==> flow/design.v <==
module avg(input clk, input [7:0]p1, input [7:0]p2, output reg [7:0]pout);
wire [7:0] outp;
assign outp = {1'b0 , p1[7:1]} + {1'b0 , p2[7:1]};
always@(posedge clk)
begin
	pout <= outp;
end 
endmodule
module subtract(input clk, input [7:0]p1, input [7:0]p2, output reg [7:0]pout);
wire [8:0] diff = {1'b0, p1} - {1'b0, p2};
wire [7:0] mag = diff[8] ? (8'd0 - diff[7:0]) : diff[7:0];
always@(posedge clk)
begin
	pout <= mag/2;
end 
endmodule
module wavelet_1d (clk ,pixel ,pix_out);
input clk ;
input [63:0] pixel ;
output reg [63:0] pix_out;
wire [63:0]pix_out_inter;
wire [63:0] out_illusion ;
genvar i;
	generate 
		for(i=0;i<4;i=i+1) 
		begin : name
			avg u0 (clk,pixel[16*i+7:16*i], pixel[16*i+15:16*i+8],out_illusion[8*i+7:8*i]);
			subtract u1 (clk,pixel[16*i+7:16*i], pixel[16*i+15:16*i+8],out_illusion[8*i+39:8*i+32]);
		end
	endgenerate 
	assign pix_out_inter = {out_illusion[31:0],out_illusion[63:32]};
always@(posedge clk)
	begin
		pix_out <= pix_out_inter;
	end
endmodule
module wavelet_2d (clk ,pixel_out1, pixel_out2 ,pixelcol_out1,pixelcol_out2,dwt_valid);
input clk ;
input [63:0] pixel_out1, pixel_out2 ;
output reg [63:0] pixelcol_out1,pixelcol_out2;
output reg dwt_valid;
wire [63:0]pixelcol1_inter,pixelcol2_inter;
wire [63:0] out_illusion20 ;
wire [63:0] out_illusion21;
genvar j;
	generate 
		for(j=0;j<8;j=j+1) 
		begin : name
			avg u0 (clk,pixel_out1[8*j+7:8*j], pixel_out2[8*j+7:8*j],out_illusion20[8*j+7:8*j]);
			subtract u1 (clk,pixel_out2[8*j+7:8*j], pixel_out1[8*j+7:8*j], out_illusion21[8*j+7:8*j]);
		end
	endgenerate 
	assign pixelcol1_inter = out_illusion20;
	assign pixelcol2_inter = out_illusion21;
always@(posedge clk)
	begin
		pixelcol_out1 <= pixelcol1_inter;
		pixelcol_out2 <= pixelcol2_inter;
	   dwt_valid <= 1'b1;
	end
endmodule
module DWT(clk, inp1,inp2,inp3,inp4,inp5,inp6,inp7,inp8, outp1,outp2,outp3,outp4,outp5,outp6,outp7,outp8,dwt_valid);
input clk;
input [63:0]inp1,inp2,inp3,inp4,inp5,inp6,inp7,inp8;
output [63:0] outp1,outp2,outp3,outp4,outp5,outp6,outp7,outp8;
output dwt_valid;
wire [63:0] inp_1d [7:0];
wire [63:0] out_1d [7:0];
wire dwt_valid1, dwt_valid2, dwt_valid3, dwt_valid4;
assign inp_1d [0] = inp1;
assign inp_1d [1] = inp2;
assign inp_1d [2] = inp3;
assign inp_1d [3] = inp4;
assign inp_1d [4] = inp5;
assign inp_1d [5] = inp6;
assign inp_1d [6] = inp7;
assign inp_1d [7] = inp8;
genvar j;
	generate 
		for(j=0;j<8;j=j+1) 
		begin : name
			wavelet_1d u0(clk,inp_1d[j],out_1d[j]);
		end
	endgenerate 
wavelet_2d x1 (clk, out_1d[0],out_1d[1],outp1,outp5,dwt_valid1);
wavelet_2d x2 (clk, out_1d[2],out_1d[3],outp2,outp6,dwt_valid2);
wavelet_2d x3 (clk, out_1d[4],out_1d[5],outp3,outp7,dwt_valid3);
wavelet_2d x4 (clk, out_1d[6],out_1d[7],outp4,outp8,dwt_valid4);
assign dwt_valid = dwt_valid1 && dwt_valid2 && dwt_valid3 && dwt_valid4;
endmodule
## Step by step through the tools: DWT

Tool output for the design above, in the order of the flow.
Lines are those of the file above, counted from 1.
Operators: Yosys type, input widths -> output width; for muxes data width and select width s.
Cell names lack the library's common part.
A cell with -- has no value.

- Design top: DWT
- Clock port: clk
- Library: sky130hd
- Library corner: tt_025C_1v80

## Word level

Yosys after proc, flatten, opt, wreduce and memory -nomap, before mapping. Enables and synchronous resets that opt folds into registers are not counted as muxes. Print and check cells are not counted. Equal cells are merged and count once.

- Cells after elaboration: 400
- Flip-flop bits (word level): 1,920
- Output and inout bits: 513

- Add/subtract/negate cells: 192
- Multiplexer cells: 64

Operator list:

| kind | count |
|---|---|
| $sub 1x8->8 const A | 64 |
| $mux 8 | 64 |
| $sub 8x8->9 | 48 |
| $add 7x7->8 | 48 |
| $sub 7x7->8 | 16 |
| $add 6x6->7 | 16 |

## Longest topological paths

Depth = most cells in a row (Yosys ltp): at word level without a register or memory, in the mapped netlist without a sequential cell, where the memories' decode and read muxes count.

- Depth in word-level cells: 3
- ABC_AREA: 0
- Mapped depth: 10
- Gate-level depth less buffers: 10

## Netlist

Source: synth_stat.txt of the flow (Yosys; design flattened, memories mapped). It holds for the ABC_AREA given above (unset counts as 0); a run with the other value may have another netlist.
Totals and module areas in this step are rounded.

Cells by type:

| cell type | count | area in all (µm²) |
|---|---|---|
| dfxtp_1 | 1,888 | 3.78E+04 |
| ha_1 | 992 | 1.24E+04 |
| xnor2_1 | 729 | 6.38E+03 |
| inv_1 | 1,160 | 4.35E+03 |
| nor2_1 | 774 | 2.91E+03 |
| fa_1 | 128 | 2.56E+03 |
| a21oi_1 | 503 | 2.52E+03 |
| o21bai_1 | 329 | 2.47E+03 |
| xor2_1 | 246 | 2.15E+03 |
| o31ai_1 | 144 | 1.08E+03 |
| o21a_1 | 109 | 818.285 |
| mux2_2 | 63 | 709.43 |
| a211oi_1 | 86 | 645.619 |
| o21ai_0 | 112 | 560.538 |
| nand3_1 | 106 | 530.509 |
| a31oi_1 | 82 | 512.992 |
| o21bai_2 | 39 | 439.171 |
| nor2b_1 | 64 | 400.384 |

Not listed: further types 31, cells in them 475.

- Buffer cells: 98
- Flip-flop cells: 1,888
- Cell area after synthesis: 82,600 µm²
- Cell count: 8,029

By module: a second synthesis without flattening, with its own total; a netlist apart from the flattened one above.

- Cell total of the unflattened synthesis: 8,841
- Area (unflattened synthesis): 90,000 µm²

Rows give one instance, submodules left out.

By module:

| module | instances | area (µm²) | cells | seq. area (µm²) |
|---|---|---|---|---|
| subtract | 64 | 648 | 76 | 140 |
| avg | 64 | 437 | 46 | 160 |
| wavelet_2d | 4 | 2,570 | 130 | 2,560 |
| wavelet_1d | 8 | 1,280 | 64 | 1,280 |
| DWT | 1 | 8.8 | 1 | 0.0 |

## Worst setup path after synthesis

Path of least setup slack by OpenSTA after synthesis, without wires, with an ideal clock, recovery checks aside; 20% of the period is set as input and as output delay. Where synthesis merged equal registers, the netlist keeps one of their names.

- Path kind: input port to flip-flop
- Start: input inp1[0]
- End: register name[0].u0.name[0].u1.pout[6]
- Period: 4.5 ns
- Arrival: 2.556 ns
- Buffers on the path: 0
- Required time: 4.379 ns
- Stages on the path: 10
- Launch time at the first pin: 0.900 ns
- Delay of the path: 1.777 ns
- Path slack: 1.823 ns
- Setup time: 0.121 ns
- Synthesis period reached: 2.677 ns

"delay of the path" = arrival - input delay + setup time.
"stages on the path" counts driving pins, that of a launching flip-flop among them; a cell with two outputs on the path counts twice.
"synthesis period reached" is the clock period less the worst setup slack; recovery checks do not enter. This is arithmetic on one report: input and output delays are still those of the set period (20% each).
The rows between start and end are the longest chain of elaborated cells between them; the timing report does not say that the signal goes this way. Where chains are equally long, one stands for them.
Each line given opens the expression or statement behind the cell; cells for indexed reads and writes are added by Yosys, which also makes memories of some case tables.

- Path through: inv_1 ha_1 inv_1 fa_1 a211oi_1 o21bai_1 a21oi_1 xor2_1 a31oi_1 xnor2_1
- Cells in the longest elaborated chain: 3
- Elaborated cells between the ends (all ways): 3
- Source lines of those cells: 2

RTL lines, path post-synthesis:

| element | line | RTL |
|---|---|---|
| start, declared | 64 | `input [63:0]inp1,inp2,inp3,inp4,inp5,inp6,inp7,inp8;` |
| $sub 8x8->9 | 10 | `wire [8:0] diff = {1'b0, p1} - {1'b0, p2};` |
| $sub 1x8->8 | 11 | `wire [7:0] mag = diff[8] ? (8'd0 - diff[7:0]) : diff[7:0];` |
| $mux 8 | 11 |  |
| end, assigned | 14 | `pout <= mag/2;` |
| end, declared | 9 | `module subtract(input clk, input [7:0]p1, input [7:0]p2, output reg [7:0]pout);` |

## Worst path after layout

From the final timing report of run 1: the path of least setup slack in the routed layout; clock arrival at registers is part of the times.

- Path kind: input port to flip-flop
- Start: input inp1[48]
- End: register name[0].u0.name[3].u1.pout[6]
- Launch time at the first pin: 0.83 ns
- Required time: 4.77 ns
- Setup time: 0.16 ns
- Path slack: 1.09 ns
- Period: 4.14 ns
- Arrival: 3.67 ns
- Buffers on the path: 1
- Stages on the path: 11

The rows between start and end are the longest chain of elaborated cells between them; the timing report does not say that the signal goes this way. Where chains are equally long, one stands for them.

- Path through: clkdlybuf4s50_1 inv_1 ha_1 inv_1 fa_1 a211oi_1 o21bai_1 a21oi_1 xor2_1 a31oi_1 xnor2_1
- Cells in the longest elaborated chain: 3
- Elaborated cells between the ends (all ways): 3
- Source lines of those cells: 2

RTL lines, path post-layout:

| element | line | RTL |
|---|---|---|
| start, declared | 64 | `input [63:0]inp1,inp2,inp3,inp4,inp5,inp6,inp7,inp8;` |
| $sub 8x8->9 | 10 | `wire [8:0] diff = {1'b0, p1} - {1'b0, p2};` |
| $sub 1x8->8 | 11 | `wire [7:0] mag = diff[8] ? (8'd0 - diff[7:0]) : diff[7:0];` |
| $mux 8 | 11 |  |
| end, assigned | 14 | `pout <= mag/2;` |
| end, declared | 9 | `module subtract(input clk, input [7:0]p1, input [7:0]p2, output reg [7:0]pout);` |

Appendix: measured runs

Measured results for DWT: 5 stored runs of the Yosys and OpenROAD flow on sky130hd. The settings differ; the order carries no meaning. The constraints put input and output delay at 20% of the set period each and load the outputs with 0.01 pF.
Results are given in rounded form.

### Run 1

Settings: `CAP_MARGIN=10`, `CORE_MARGIN=6`, `CORE_UTILIZATION=33`, `CTS_CLUSTER_SIZE=76`, `GPL_ROUTABILITY_DRIVEN=0`, `GPL_TIMING_DRIVEN=0`, `MAX_ROUTING_LAYER=met5`, `PLACE_DENSITY=0.57`, `SLEW_MARGIN=10`, `period_ns=4.14`

- Synthesized cell area: 82,600 µm²
- Worst setup slack after layout: 1.09 ns
- Utilization after routing: 41.9%
- Worst hold slack in the final report: 0.253 ns
- Full die area: 262,000 µm²

### Run 2

Settings: `ABC_AREA=0`, `CELL_PAD_IN_SITES_GLOBAL_PLACEMENT=0`, `CORE_ASPECT_RATIO=0.63`, `CORE_UTILIZATION=16`, `CTS_CLUSTER_DIAMETER=392`, `GPL_ROUTABILITY_DRIVEN=0`, `GPL_TIMING_DRIVEN=0`, `PLACE_DENSITY=0.43`, `SETUP_SLACK_MARGIN=0.43`, `SLEW_MARGIN=5`, `period_ns=1.93`, `CAP_MARGIN=20`, `CORE_MARGIN=2`

- Synthesized cell area: 82,600 µm²
- Worst setup slack after layout: -0.437 ns
- Utilization after routing: 24.1%
- Worst hold slack in the final report: 0.063 ns
- Full die area: 522,000 µm²

### Run 3

Settings: `CORE_UTILIZATION=67`, `period_ns=2.78`, `CAP_MARGIN=20`, `CORE_MARGIN=2`, `SLEW_MARGIN=20`

- Worst hold slack in the final report: 0.301 ns
- Full die area: 126,000 µm²
- Synthesized cell area: 82,600 µm²
- Worst setup slack after layout: 0.139 ns
- Utilization after routing: 84.5%

### Run 4

Settings: `CORE_UTILIZATION=63`, `PLACE_DENSITY=0.57`, `SETUP_SLACK_MARGIN=-0.26`, `SLEW_MARGIN=10`, `period_ns=4.14`, `CAP_MARGIN=20`, `CORE_MARGIN=2`

- Worst setup slack after layout: 1.35 ns
- Full die area: 134,000 µm²
- Worst hold slack in the final report: 0.305 ns
- Utilization after routing: 77.7%
- Synthesized cell area: 82,600 µm²

### Run 5

Settings: `CORE_MARGIN=6`, `CORE_UTILIZATION=63`, `MAX_ROUTING_LAYER=met4`, `PLACE_DENSITY=0.57`, `SLEW_MARGIN=10`, `period_ns=4.14`, `CAP_MARGIN=20`

- Worst setup slack after layout: 1.31 ns
- Synthesized cell area: 82,600 µm²
- Utilization after routing: 77.7%
- Full die area: 140,000 µm²
- Worst hold slack in the final report: 0.308 ns
